==> flow/design.v <==
module full_adder 
#(
    parameter DATA_WIDTH = 2
) 
(
    input  logic [DATA_WIDTH - 1:0] i_input1,
    input  logic [DATA_WIDTH - 1:0] i_input2,
    input  logic                    i_cin,
    output logic [DATA_WIDTH - 1:0] o_sum,
    output logic                    o_cout
);
    assign {o_cout, o_sum} = i_input1 + i_input2 + {1'b0, i_cin};
endmodule
module counter 
(
    input logic i_clk,
    input logic i_arstn,
    input logic i_valid,
    output logic [3:0] o_count
);
    always_ff @(posedge i_clk, negedge i_arstn) begin
        if (~ i_arstn) 
            o_count <= '0;
        else if (o_count == 4'd12)
            o_count <= '0;
        else if (i_valid)
            o_count <= o_count + 4'b1;
    end
endmodule
module i2b
(
    input  logic       i_clk,
    input  logic       i_arstn,
    input  logic       i_valid,
    input  logic       i_a,
    input  logic       i_b,
    output logic [1:0] o_sum,
    output logic       o_a,
    output logic       o_b
);
    logic s_a_ff1;
    logic s_a_ff2;
    logic s_b_ff1;
    logic s_b_ff2;
    logic s_A0;
    logic s_A1;
    logic s_B0;
    logic s_B1;
    logic s_carry_out;
    logic s_carry_in;
    assign s_A0 = s_a_ff1 & s_b_ff2;
    assign s_A1 = i_a     & s_b_ff2;
    assign s_B0 = s_a_ff2 & s_b_ff1;
    assign s_B1 = s_a_ff1 & s_b_ff1;
    always_ff @(posedge i_clk, negedge i_arstn) begin
        if (~ i_arstn) begin
            s_a_ff1    <= 1'b0;
            s_a_ff2    <= 1'b0;
            s_b_ff1    <= 1'b0;
            s_b_ff2    <= 1'b0;
            s_carry_in <= 1'b0;
        end
        else if (i_valid) begin
            s_a_ff1    <= i_a;
            s_a_ff2    <= s_a_ff1;
            s_b_ff1    <= i_b;
            s_b_ff2    <= s_b_ff1;
            s_carry_in <= s_carry_out;
        end
    end
    full_adder FA1 (
        .i_input1 ( {s_A1, s_A0} ),
        .i_input2 ( {s_B1, s_B0} ),
        .i_cin    ( s_carry_in   ),
        .o_sum    ( o_sum        ),
        .o_cout   ( s_carry_out  )
    );
    assign o_a = s_a_ff2;
    assign o_b = s_b_ff2;
endmodule
module t2b
(
    input  logic        i_clk,
    input  logic        i_arstn,
    input  logic        i_valid,
    input  logic        i_a,
    input  logic        i_b,
    output logic [1:0] o_sum,
    output logic       o_b
);
    logic s_a_ff1;
    logic s_b_ff1;
    logic s_A0;
    logic s_A1;
    logic s_B0;
    logic s_B1;
    logic s_carry_out;
    logic s_carry_in;
    assign s_A0 = s_a_ff1 & s_b_ff1;
    assign s_A1 = i_a     & s_b_ff1;
    assign s_B0 = 1'b0;
    assign s_B1 = s_a_ff1 & i_b;
    always_ff @(posedge i_clk, negedge i_arstn) begin
        if (~ i_arstn) begin
            s_a_ff1    <= 1'b0;
            s_b_ff1    <= 1'b0;
            s_carry_in <= 1'b0;
        end
        else if (i_valid) begin
            s_a_ff1    <= i_a;
            s_b_ff1    <= i_b;
            s_carry_in <= s_carry_out;
        end
    end
    full_adder FA0 (
        .i_input1 ( {s_A1, s_A0} ),
        .i_input2 ( {s_B1, s_B0} ),
        .i_cin    ( s_carry_in   ),
        .o_sum    ( o_sum        ),
        .o_cout   ( s_carry_out  )
    );
    assign o_b = s_b_ff1;
endmodule
module serial_mul
#(
    parameter DATA_WIDTH = 8    
)
(
    input  logic       i_clk,
    input  logic       i_arstn,
    input  logic       i_valid,
    input  logic       i_a,
    input  logic       i_b,
    output logic [1:0] o_product
);
    localparam N_OF_I2B = 1 + (DATA_WIDTH - 4)/2;  
    localparam N_OF_2FA = N_OF_I2B;                
    logic [1:0] s_i2b_sum [N_OF_I2B - 1:0];
    logic [1:0] s_t2b_sum;
    logic s_a [N_OF_I2B - 1:0];
    logic s_b [N_OF_I2B - 1:0];
    logic unused_s_b_i2b_out;
    logic [N_OF_2FA - 1:0] s_carry_in;
    logic [N_OF_2FA - 1:0] s_carry_out;
    logic [1:0] s_adder_sum_0;
    logic [1:0] s_adder_sum_1;
    logic [1:0] s_adder_sum_2;
    i2b I2B0 (
        .i_clk   ( i_clk              ),
        .i_arstn ( i_arstn            ),
        .i_valid ( i_valid            ),
        .i_a     ( i_a                ),
        .i_b     ( s_b[0]             ),
        .o_sum   ( s_i2b_sum[0]       ),
        .o_a     ( s_a[0]             ),
        .o_b     ( unused_s_b_i2b_out )
    );
    genvar i;
    generate
        for (i = 0; i < N_OF_I2B - 1; i++) begin : i2b_multipier
            i2b I2B_MODULE (
                .i_clk   ( i_clk            ),
                .i_arstn ( i_arstn          ),
                .i_valid ( i_valid          ),
                .i_a     ( s_a[i]           ),
                .i_b     ( s_b[i + 1]       ),
                .o_sum   ( s_i2b_sum[i + 1] ),
                .o_a     ( s_a[i + 1]       ),
                .o_b     ( s_b[i]           )
            );
        end
    endgenerate
    t2b T2B0 (
        .i_clk   ( i_clk             ),
        .i_arstn ( i_arstn           ),
        .i_valid ( i_valid           ),
        .i_a     ( s_a[N_OF_I2B - 1] ),
        .i_b     ( i_b               ),
        .o_sum   ( s_t2b_sum         ),
        .o_b     ( s_b[N_OF_I2B - 1] )
    );
    full_adder FA0_0 (
        .i_input1 ( s_i2b_sum[0]   ),
        .i_input2 ( s_i2b_sum[1]   ),
        .i_cin    ( s_carry_in[0]  ),
        .o_sum    ( s_adder_sum_0  ),
        .o_cout   ( s_carry_out[0] )
    );
    full_adder FA0_3 (
        .i_input1 ( s_i2b_sum[2]   ),
        .i_input2 ( s_t2b_sum      ),
        .i_cin    ( s_carry_in[1]  ),
        .o_sum    ( s_adder_sum_1  ),
        .o_cout   ( s_carry_out[1] )
    );
    full_adder FA1_0 (
        .i_input1 ( s_adder_sum_0  ),
        .i_input2 ( s_adder_sum_1  ),
        .i_cin    ( s_carry_in[2]  ),
        .o_sum    ( s_adder_sum_2  ),
        .o_cout   ( s_carry_out[2] )
    );
    always_ff @( posedge i_clk, negedge i_arstn ) begin
        if ( ~ i_arstn ) 
            s_carry_in <= '0;
        else if (i_valid) 
            s_carry_in <= s_carry_out;
    end
    assign o_product = s_adder_sum_2;
endmodule
module conv_top
#(
    parameter DATA_WIDTH  = 8,
    parameter KERNEL_SIZE = 25
)
(
    input  logic                     i_clk,
    input  logic                     i_arstn,
	input  logic                     i_arstn_perf,
	input  logic                     i_enable_count2,
    input  logic                     i_ready,
    input  logic                     i_valid,
    input  logic [KERNEL_SIZE - 1:0] i_bit_X,
    input  logic [KERNEL_SIZE - 1:0] i_bit_K,
    output logic [              1:0] o_conv,
    output logic                     o_ready,
    output logic                     o_valid,
	output logic [             31:0] o_perf_cycle_count,
	output logic [             31:0] o_perf_cycle_count2
);
    logic [3:0] s_count;
    logic s_valid_data_in;
    logic s_valid_data_out;
	logic [KERNEL_SIZE - 1:0] s_bit_X_delayed;
	logic [KERNEL_SIZE - 1:0] s_bit_K_delayed;
    logic [1:0] s_product [KERNEL_SIZE - 1:0];
    localparam N_OF_2FA = KERNEL_SIZE - 1;
    logic [N_OF_2FA - 1:0] s_carry_in;
    logic [N_OF_2FA - 1:0] s_carry_out;
    always_ff @(posedge i_clk, negedge i_arstn) begin
        if (~ i_arstn) begin
            s_bit_X_delayed <= '0;
            s_bit_K_delayed <= '0;
        end
        else if (s_valid_data_in) begin
            s_bit_X_delayed <= i_bit_X;
            s_bit_K_delayed <= i_bit_K;
        end
    end
    genvar i;
    generate
        for (i = 0; i < KERNEL_SIZE; i++) begin : serial_multipier
            serial_mul #(
                .DATA_WIDTH ( DATA_WIDTH )
            ) S_MUL0 (
                .i_clk     ( i_clk              ),
                .i_arstn   ( i_arstn            ),
                .i_valid   ( s_valid_data_in    ),
                .i_a       ( s_bit_X_delayed[i] ),
                .i_b       ( s_bit_K_delayed[i] ),
                .o_product ( s_product[i]       )
            );
        end
    endgenerate
    counter COUNT0 (
        .i_clk   ( i_clk           ),
        .i_arstn ( i_arstn         ),
        .i_valid ( s_valid_data_in ),
        .o_count ( s_count         )
    );
	assign s_valid_data_out = (s_count >= 4'd5) & (s_count <= 4'd12);
	always_ff @(posedge i_clk, negedge i_arstn_perf) begin
	    if (~ i_arstn_perf)
		    o_perf_cycle_count <= 32'b0;
		else if (s_valid_data_in)
		    o_perf_cycle_count <= o_perf_cycle_count + 32'b1;
	end
	always_ff @(posedge i_clk, negedge i_arstn_perf) begin
	     if (~ i_arstn_perf)
		    o_perf_cycle_count2 <= 32'b0;
		else if (i_enable_count2)
		    o_perf_cycle_count2 <= o_perf_cycle_count2 + 32'b1;
	end
    logic [1:0] s_sum_0;
    logic [1:0] s_sum_1;
    logic [1:0] s_sum_2;
    logic [1:0] s_sum_3;
    logic [1:0] s_sum_4;
    logic [1:0] s_sum_5;
    logic [1:0] s_sum_6;
    logic [1:0] s_sum_7;
    logic [1:0] s_sum_8;
    logic [1:0] s_sum_9;
    logic [1:0] s_sum_10;
    logic [1:0] s_sum_11;
    logic [1:0] s_sum_12;
    logic [1:0] s_sum_13;
    logic [1:0] s_sum_14;
    logic [1:0] s_sum_15;
    logic [1:0] s_sum_16;
    logic [1:0] s_sum_17;
    logic [1:0] s_sum_18;
    logic [1:0] s_sum_19;
    logic [1:0] s_sum_20;
    logic [1:0] s_sum_21;
    logic [1:0] s_sum_22;
    logic [1:0] s_sum_23;
    full_adder FA0_0 (
        .i_input1 ( s_product[0]    ),
        .i_input2 ( s_product[1]    ),
        .i_cin    ( s_carry_in[0]   ),
        .o_sum    ( s_sum_0         ),
        .o_cout   ( s_carry_out[0]  )
    );
    full_adder FA0_1 (
        .i_input1 ( s_product[2]    ),
        .i_input2 ( s_product[3]    ),
        .i_cin    ( s_carry_in[1]   ),
        .o_sum    ( s_sum_1         ),
        .o_cout   ( s_carry_out[1]  )
    );
    full_adder FA0_2 (
        .i_input1 ( s_product[4]    ),
        .i_input2 ( s_product[5]    ),
        .i_cin    ( s_carry_in[2]   ),
        .o_sum    ( s_sum_2         ),
        .o_cout   ( s_carry_out[2]  )
    );
    full_adder FA0_3 (
        .i_input1 ( s_product[6]    ),
        .i_input2 ( s_product[7]    ),
        .i_cin    ( s_carry_in[3]   ),
        .o_sum    ( s_sum_3         ),
        .o_cout   ( s_carry_out[3]  )
    );
    full_adder FA0_4 (
        .i_input1 ( s_product[8]    ),
        .i_input2 ( s_product[9]    ),
        .i_cin    ( s_carry_in[4]   ),
        .o_sum    ( s_sum_4         ),
        .o_cout   ( s_carry_out[4]  )
    );
    full_adder FA0_5 (
        .i_input1 ( s_product[10]   ),
        .i_input2 ( s_product[11]   ),
        .i_cin    ( s_carry_in[5]   ),
        .o_sum    ( s_sum_5         ),
        .o_cout   ( s_carry_out[5]  )
    );
    full_adder FA0_6 (
        .i_input1 ( s_product[12]   ),
        .i_input2 ( s_product[13]   ),
        .i_cin    ( s_carry_in[6]   ),
        .o_sum    ( s_sum_6         ),
        .o_cout   ( s_carry_out[6]  )
    );
    full_adder FA0_7 (
        .i_input1 ( s_product[14]   ),
        .i_input2 ( s_product[15]   ),
        .i_cin    ( s_carry_in[7]   ),
        .o_sum    ( s_sum_7         ),
        .o_cout   ( s_carry_out[7]  )
    );
    full_adder FA0_8 (
        .i_input1 ( s_product[16]   ),
        .i_input2 ( s_product[17]   ),
        .i_cin    ( s_carry_in[8]   ),
        .o_sum    ( s_sum_8         ),
        .o_cout   ( s_carry_out[8]  )
    );
    full_adder FA0_9 (
        .i_input1 ( s_product[18]   ),
        .i_input2 ( s_product[19]   ),
        .i_cin    ( s_carry_in[9]   ),
        .o_sum    ( s_sum_9         ),
        .o_cout   ( s_carry_out[9]  )
    );
    full_adder FA0_10 (
        .i_input1 ( s_product[20]   ),
        .i_input2 ( s_product[21]   ),
        .i_cin    ( s_carry_in[10]  ),
        .o_sum    ( s_sum_10        ),
        .o_cout   ( s_carry_out[10] )
    );
    full_adder FA0_11 (
        .i_input1 ( s_product[22]   ),
        .i_input2 ( s_product[23]   ),
        .i_cin    ( s_carry_in[11]  ),
        .o_sum    ( s_sum_11        ),
        .o_cout   ( s_carry_out[11] )
    );
    logic [1:0] s_last;
    assign s_last = s_product[24];  
    full_adder FA1_0 (
        .i_input1 ( s_sum_0         ),
        .i_input2 ( s_sum_1         ),
        .i_cin    ( s_carry_in[12]  ),
        .o_sum    ( s_sum_12        ),
        .o_cout   ( s_carry_out[12] )
    );
    full_adder FA1_1 (
        .i_input1 ( s_sum_2         ),
        .i_input2 ( s_sum_3         ),
        .i_cin    ( s_carry_in[13]  ),
        .o_sum    ( s_sum_13        ),
        .o_cout   ( s_carry_out[13] )
    );
    full_adder FA1_2 (
        .i_input1 ( s_sum_4         ),
        .i_input2 ( s_sum_5         ),
        .i_cin    ( s_carry_in[14]  ),
        .o_sum    ( s_sum_14        ),
        .o_cout   ( s_carry_out[14] )
    );
    full_adder FA1_3 (
        .i_input1 ( s_sum_6         ),
        .i_input2 ( s_sum_7         ),
        .i_cin    ( s_carry_in[15]  ),
        .o_sum    ( s_sum_15        ),
        .o_cout   ( s_carry_out[15] )
    );
    full_adder FA1_4 (
        .i_input1 ( s_sum_8         ),
        .i_input2 ( s_sum_9         ),
        .i_cin    ( s_carry_in[16]  ),
        .o_sum    ( s_sum_16        ),
        .o_cout   ( s_carry_out[16] )
    );
    full_adder FA1_5 (
        .i_input1 ( s_sum_10        ),
        .i_input2 ( s_sum_11        ),
        .i_cin    ( s_carry_in[17]  ),
        .o_sum    ( s_sum_17        ),
        .o_cout   ( s_carry_out[17] )
    );
    full_adder FA2_0 (
        .i_input1 ( s_sum_12        ),
        .i_input2 ( s_sum_13        ),
        .i_cin    ( s_carry_in[18]  ),
        .o_sum    ( s_sum_18        ),
        .o_cout   ( s_carry_out[18] )
    );
    full_adder FA2_1 (
        .i_input1 ( s_sum_14        ),
        .i_input2 ( s_sum_15        ),
        .i_cin    ( s_carry_in[19]  ),
        .o_sum    ( s_sum_19        ),
        .o_cout   ( s_carry_out[19] )
    );
    full_adder FA2_2 (
        .i_input1 ( s_sum_16        ),
        .i_input2 ( s_sum_17        ),
        .i_cin    ( s_carry_in[20]  ),
        .o_sum    ( s_sum_20        ),
        .o_cout   ( s_carry_out[20] )
    );
    full_adder FA3_0 (
        .i_input1 ( s_sum_18        ),
        .i_input2 ( s_sum_19        ),
        .i_cin    ( s_carry_in[21]  ),
        .o_sum    ( s_sum_21        ),
        .o_cout   ( s_carry_out[21] )
    );
    full_adder FA3_1 (
        .i_input1 ( s_sum_20        ),
        .i_input2 ( s_last          ),  
        .i_cin    ( s_carry_in[22]  ),
        .o_sum    ( s_sum_22        ),
        .o_cout   ( s_carry_out[22] )
    );
    full_adder FA4_0 (
        .i_input1 ( s_sum_21        ),
        .i_input2 ( s_sum_22        ),
        .i_cin    ( s_carry_in[23]  ),
        .o_sum    ( s_sum_23        ),  
        .o_cout   ( s_carry_out[23] )
    );
    assign o_conv = s_sum_23;
    always_ff @( posedge i_clk, negedge i_arstn ) begin
        if ( ~ i_arstn ) 
            s_carry_in <= '0;
        else if (s_valid_data_in) 
            s_carry_in <= s_carry_out;
    end
    typedef enum logic [2:0] {
        IDLE      = 3'd0,
        READ      = 3'd1,
        WAIT_RES  = 3'd2,
        READ_DONE = 3'd3,
        WRITE     = 3'd4,
        WRITE_DONE = 3'd5
    } state_t;
    state_t PS;
    state_t NS;
    always_ff @(posedge i_clk, negedge i_arstn) begin
        if (~ i_arstn)
            PS <= IDLE;
        else
            PS <= NS;
    end
    always_comb begin
        NS = PS;
        case (PS)
            IDLE: 
				if (i_valid) 
				    NS = READ;
            READ:   NS = WAIT_RES;
            WAIT_RES: 
				if (s_valid_data_out)
				    NS = WRITE;
                else
					NS = READ_DONE;
            READ_DONE: 
				if (~ i_valid)
				     NS = IDLE;
            WRITE:
				if (~ i_ready)
				    NS = WRITE_DONE;
            WRITE_DONE: 
				if (i_ready)
				    NS = IDLE;
            default: 
				    NS = PS;
        endcase
    end
    always_comb begin
        s_valid_data_in = 1'b0;
        o_ready         = 1'b0;
        o_valid         = 1'b0;
        case (PS)
            IDLE : o_ready         = 1'b1;
            READ : s_valid_data_in = 1'b1; 
            WRITE: o_valid         = 1'b1;
            default: begin
                s_valid_data_in = 1'b0;
                o_ready         = 1'b0;
                o_valid         = 1'b0;
            end
        endcase
    end
endmodule
* Tool chain data of conv_top
The steps from the RTL of conv_top to its reports follow in flow order.
Line numbers count from 1 in the design file above.
Operators: Yosys type, input widths -> output width; for muxes data width and select width s.
Not given: --
- Design top :: conv_top
- Clock input :: i_clk
- Standard-cell library :: sky130hd
- Timing corner :: tt_025C_1v80

* Word-level counts
Yosys after proc, flatten, opt, wreduce and memory -nomap, before mapping. Print and check cells are not counted. Equal cells are merged and count once.
- Bits of input ports :: 56
- Register bits after elaboration :: 670
- Elaborated cells :: 1286
- Output and inout bits :: 68
- Bitwise logic cells :: 376
- Mux-type cells :: 11
- Equal/unequal tests :: 10
- Reduce/logical cells :: 4
- Add/subtract/negate cells :: 401
- $lt $le $gt $ge :: 2
** Operators with widths (count)
- $add 2x2->3 :: 199
- $add 3x1->3 :: 199
- $and 1x1->1 :: 376
- $add 32x1->32 const B :: 2
- $pmux 3 s6 :: 1
- $mux 3 :: 5
- $ne 2x2->1 const B :: 4
- $mux 4 :: 2
- $eq 3x2->1 const B :: 2
- $eq 3x3->1 const B :: 2
- $reduce_bool 6->1 :: 1
- $reduce_and 5->1 :: 1
- $add 4x1->4 const B :: 1
- $ge 4x3->1 const B :: 1
- $le 4x4->1 const B :: 1
- $eq 4x4->1 const B :: 1
- $eq 3x1->1 const B :: 1
- $logic_not 3->1 :: 1
- $mux 1 :: 3
- $reduce_bool 2->1 :: 1

* Logic depth
Yosys ltp: most cells in a row. Word level: on the elaborated netlist, between registers, memories and ports. Mapped: between sequential cells and ports; inverters and the memories' decode and read muxes count.
- Depth after elaboration :: 17
- ABC_AREA :: 1
- Mapped depth :: 19
- Gate-level depth less buffers :: 19

* Mapped cells and area
The flow's flattened synthesis, as Yosys stat reports it; memories are mapped. The netlist is that of the ABC_AREA named above (0 if unset); the other value can give another one.
The area totals of this step are shown rounded.
- Synthesis area :: 37000 µm²
- Flip-flops :: 673
- Cells in the netlist :: 4157
- Buffer cells :: 137
- Sequential area :: 17000 µm²
** Cell types
- sky130_fd_sc_hd__dfrtp_1 :: count 672, total area 1.68E+04 µm²
- sky130_fd_sc_hd__fa_1 :: count 373, total area 7.47E+03 µm²
- sky130_fd_sc_hd__nand2_1 :: count 1590, total area 5.97E+03 µm²
- sky130_fd_sc_hd__inv_1 :: count 752, total area 2.82E+03 µm²
- sky130_fd_sc_hd__o21ai_0 :: count 258, total area 1.29E+03 µm²
- sky130_fd_sc_hd__o21ai_1 :: count 132, total area 660.634 µm²
- sky130_fd_sc_hd__buf_2 :: count 94, total area 470.451 µm²
- sky130_fd_sc_hd__ha_1 :: count 31, total area 387.872 µm²
- sky130_fd_sc_hd__nor2_1 :: count 77, total area 289.027 µm²
- sky130_fd_sc_hd__xor2_1 :: count 21, total area 183.926 µm²
- sky130_fd_sc_hd__nand3_1 :: count 32, total area 160.154 µm²
- sky130_fd_sc_hd__clkbuf_1 :: count 39, total area 146.39 µm²
- sky130_fd_sc_hd__xnor2_1 :: count 14, total area 122.618 µm²
- sky130_fd_sc_hd__nand4_1 :: count 14, total area 87.584 µm²
- sky130_fd_sc_hd__nor3_1 :: count 13, total area 65.062 µm²
- sky130_fd_sc_hd__nor2_2 :: count 8, total area 50.048 µm²
- sky130_fd_sc_hd__buf_6 :: count 3, total area 33.782 µm²
- sky130_fd_sc_hd__nor3_2 :: count 3, total area 30.029 µm²
Other cell types: 19; their cells: 31.

* Timing after synthesis
OpenSTA on the mapped netlist: ideal clock, no wires. The path of least setup slack (recovery checks aside). Input and output delay are each 20% of the period. Register names are those of the netlist, which keeps one name where synthesis merged equal registers.
- Path type :: flip-flop to output port
- Start point :: register serial_multipier[20].S_MUL0.i2b_multipier[1].I2B_MODULE.s_b_ff2
- End point :: output o_conv[1]
- Period :: 12.0 ns
- Stages :: 18
- Path buffers :: 0
- Required time :: 9.600 ns
- Path slack :: 4.406 ns
- External output delay :: 2.400 ns
- Time at the first pin :: 0.000 ns
- Delay of the path :: 5.194 ns
- Arrival time :: 5.194 ns
- Period reached after synthesis :: 7.594 ns
"delay of the path" is the arrival time less input delay plus setup time.
A path that ends at an output port has no setup time.
"stages" counts driving pins, that of a launching flip-flop among them; a cell with two outputs on the path counts twice.
"period reached after synthesis" is the clock period less the worst setup slack; recovery checks do not enter. This is arithmetic on one report: input and output delays are still those of the set period (20% each).
The rows between start and end are the longest chain of elaborated cells between them; the timing report does not say that the signal goes this way. Where chains are equally long, one stands for them.
Each line given opens the expression or statement behind the cell; cells for indexed reads and writes are added by Yosys, which also makes memories of some case tables.
- Cells stage by stage :: sky130_fd_sc_hd__dfrtp_1 > sky130_fd_sc_hd__nand2_1 > sky130_fd_sc_hd__inv_1 > sky130_fd_sc_hd__fa_1 > sky130_fd_sc_hd__fa_1 > sky130_fd_sc_hd__inv_1 > sky130_fd_sc_hd__fa_1 > sky130_fd_sc_hd__inv_1 > sky130_fd_sc_hd__fa_1 > sky130_fd_sc_hd__inv_1 > sky130_fd_sc_hd__fa_1 > sky130_fd_sc_hd__inv_1 > sky130_fd_sc_hd__fa_1 > sky130_fd_sc_hd__fa_1 > sky130_fd_sc_hd__inv_1 > sky130_fd_sc_hd__fa_1 > sky130_fd_sc_hd__inv_1 > sky130_fd_sc_hd__fa_1
- Length of the longest elaborated chain :: 17
- Elaborated cells between the ends (all ways) :: 18
- RTL lines with such cells :: 3
- Classes of those cells :: add/sub: 16; logic: 2
** Ends and longest elaborated chain, after synthesis
- start: declaration :: line 44 : logic s_b_ff2;
- start: assignment :: line 60 : s_b_ff2    <= 1'b0;
- start: assignment :: line 67 : s_b_ff2    <= s_b_ff1;
- $and 1x1->1 :: line 51 : assign s_A0 = s_a_ff1 & s_b_ff2;
- $add 2x2->3 :: line 12 : assign {o_cout, o_sum} = i_input1 + i_input2 + {1'b0, i_cin};
- $add 3x1->3 :: line 12
- $add 2x2->3 :: line 12
- $add 3x1->3 :: line 12
- $add 2x2->3 :: line 12
- $add 3x1->3 :: line 12
- [3 not listed]
- $add 3x1->3 :: line 12
- $add 2x2->3 :: line 12
- $add 3x1->3 :: line 12
- $add 2x2->3 :: line 12
- $add 3x1->3 :: line 12
- $add 2x2->3 :: line 12
- $add 3x1->3 :: line 12
- end: declaration :: line 225 : output logic [              1:0] o_conv,

* Timing after layout
Path of least setup slack in the final report of flow run A (OpenROAD, finished layout, wires in). Where an end is a register, its clock arrival counts in the times.
- Path type :: flip-flop to output port
- Start point :: register serial_multipier[21].S_MUL0.I2B0.s_b_ff2
- End point :: output o_conv[1]
- Path buffers :: 1
- Time at the first pin :: 0.62 ns
- Arrival time :: 6.18 ns
- Path slack :: 2.06 ns
- Required time :: 8.24 ns
- Period :: 10.3 ns
- External output delay :: 2.06 ns
- Stages :: 19
The rows between start and end are the longest chain of elaborated cells between them; the timing report does not say that the signal goes this way. Where chains are equally long, one stands for them.
- Cells stage by stage :: sky130_fd_sc_hd__dfrtp_1 > sky130_fd_sc_hd__nand2_1 > sky130_fd_sc_hd__inv_2 > sky130_fd_sc_hd__fa_1 > sky130_fd_sc_hd__inv_1 > sky130_fd_sc_hd__fa_1 > sky130_fd_sc_hd__inv_1 > sky130_fd_sc_hd__fa_1 > sky130_fd_sc_hd__fa_1 > sky130_fd_sc_hd__inv_2 > sky130_fd_sc_hd__fa_1 > sky130_fd_sc_hd__inv_1 > sky130_fd_sc_hd__fa_1 > sky130_fd_sc_hd__fa_1 > sky130_fd_sc_hd__inv_2 > sky130_fd_sc_hd__fa_1 > sky130_fd_sc_hd__inv_1 > sky130_fd_sc_hd__fa_2 > sky130_fd_sc_hd__buf_6
- Length of the longest elaborated chain :: 17
- Elaborated cells between the ends (all ways) :: 18
- RTL lines with such cells :: 3
- Classes of those cells :: add/sub: 16; logic: 2
** Ends and longest elaborated chain, post-layout
- start: declaration :: line 44 : logic s_b_ff2;
- start: assignment :: line 60 : s_b_ff2    <= 1'b0;
- start: assignment :: line 67 : s_b_ff2    <= s_b_ff1;
- $and 1x1->1 :: line 51 : assign s_A0 = s_a_ff1 & s_b_ff2;
- $add 2x2->3 :: line 12 : assign {o_cout, o_sum} = i_input1 + i_input2 + {1'b0, i_cin};
- $add 3x1->3 :: line 12
- $add 2x2->3 :: line 12
- $add 3x1->3 :: line 12
- $add 2x2->3 :: line 12
- $add 3x1->3 :: line 12
- [3 not listed]
- $add 3x1->3 :: line 12
- $add 2x2->3 :: line 12
- $add 3x1->3 :: line 12
- $add 2x2->3 :: line 12
- $add 3x1->3 :: line 12
- $add 2x2->3 :: line 12
- $add 3x1->3 :: line 12
- end: declaration :: line 225 : output logic [              1:0] o_conv,

Hand-over note for conv_top

Flow measurements of conv_top on sky130hd: 4 stored runs with different settings, listed in no order. Input and output delays are each 20% of the period that was set; the output load is 0.01 pF.
"clock period reached" is the run's clock period less its worst setup slack. It is reckoned from that one timing run; input and output delays stay at 20% of the period that was set.
"critical setup path time" = time allowed to the worst setup path (clock period - input delay - output delay, where it has them) - its slack; a late launch clock adds to it, a late capture clock takes from it.
"total power after layout" is the tool's figure for a default switching activity; nothing was simulated.
The measured numbers are rounded.

** Flow run A
- Settings :: ABC_AREA=1; CAP_MARGIN=10; CORE_MARGIN=10; CORE_UTILIZATION=40; CTS_CLUSTER_DIAMETER=73; CTS_CLUSTER_SIZE=80; GPL_ROUTABILITY_DRIVEN=0; GPL_TIMING_DRIVEN=0; MAX_ROUTING_LAYER=met5; SETUP_SLACK_MARGIN=2.87; TNS_END_PERCENT=95; period_ns=10.3; SLEW_MARGIN=20
- Worst setup slack after layout :: 2.1 ns
- Clock period reached :: 8.242 ns
- Full die area :: 110000 µm²
- Synthesized cell area :: 37000 µm²
- Critical setup path time :: 6.18 ns
- Type of the worst setup path :: flip-flop to output port
- Utilization after routing :: 46 %
- Worst-case hold slack :: 0.41 ns
- Total power after layout :: 13000 µW

** Flow run B
- Settings :: ABC_AREA=1; CAP_MARGIN=10; CORE_UTILIZATION=40; CTS_CLUSTER_SIZE=26; HOLD_SLACK_MARGIN=-0.1; period_ns=12.0; CORE_MARGIN=2; SLEW_MARGIN=20
- Worst setup slack after layout :: 3.0 ns
- Clock period reached :: 8.978 ns
- Full die area :: 96000 µm²
- Synthesized cell area :: 37000 µm²
- Critical setup path time :: 6.58 ns
- Type of the worst setup path :: flip-flop to output port
- Utilization after routing :: 46 %
- Worst-case hold slack :: 0.47 ns
- Total power after layout :: 11000 µW

** Flow run C
- Settings :: CORE_UTILIZATION=40; period_ns=12.0; CAP_MARGIN=20; CORE_MARGIN=2; SLEW_MARGIN=20
- Worst setup slack after layout :: 2.9 ns
- Clock period reached :: 9.071 ns
- Full die area :: 93000 µm²
- Synthesized cell area :: 36000 µm²
- Critical setup path time :: 6.67 ns
- Type of the worst setup path :: flip-flop to output port
- Utilization after routing :: 46 %
- Worst-case hold slack :: 0.48 ns
- Total power after layout :: 12000 µW

** Flow run D
- Settings :: CELL_PAD_IN_SITES_DETAIL_PLACEMENT=2; CORE_ASPECT_RATIO=0.98; CORE_MARGIN=3; CORE_UTILIZATION=44; CTS_CLUSTER_DIAMETER=259; CTS_CLUSTER_SIZE=75; GPL_ROUTABILITY_DRIVEN=0; HOLD_SLACK_MARGIN=0.27; MAX_ROUTING_LAYER=met4; MIN_ROUTING_LAYER=met2; PLACE_DENSITY=0.58; SETUP_SLACK_MARGIN=-0.16; SLEW_MARGIN=35; TNS_END_PERCENT=90; period_ns=7.24; CAP_MARGIN=20
- Worst setup slack after layout :: -0.53 ns
- Clock period reached :: 7.769 ns
- Full die area :: 86000 µm²
- Synthesized cell area :: 36000 µm²
- Critical setup path time :: 6.32 ns
- Type of the worst setup path :: flip-flop to output port
- Utilization after routing :: 51 %
- Worst-case hold slack :: 0.50 ns
- Total power after layout :: 20000 µW

End of note.
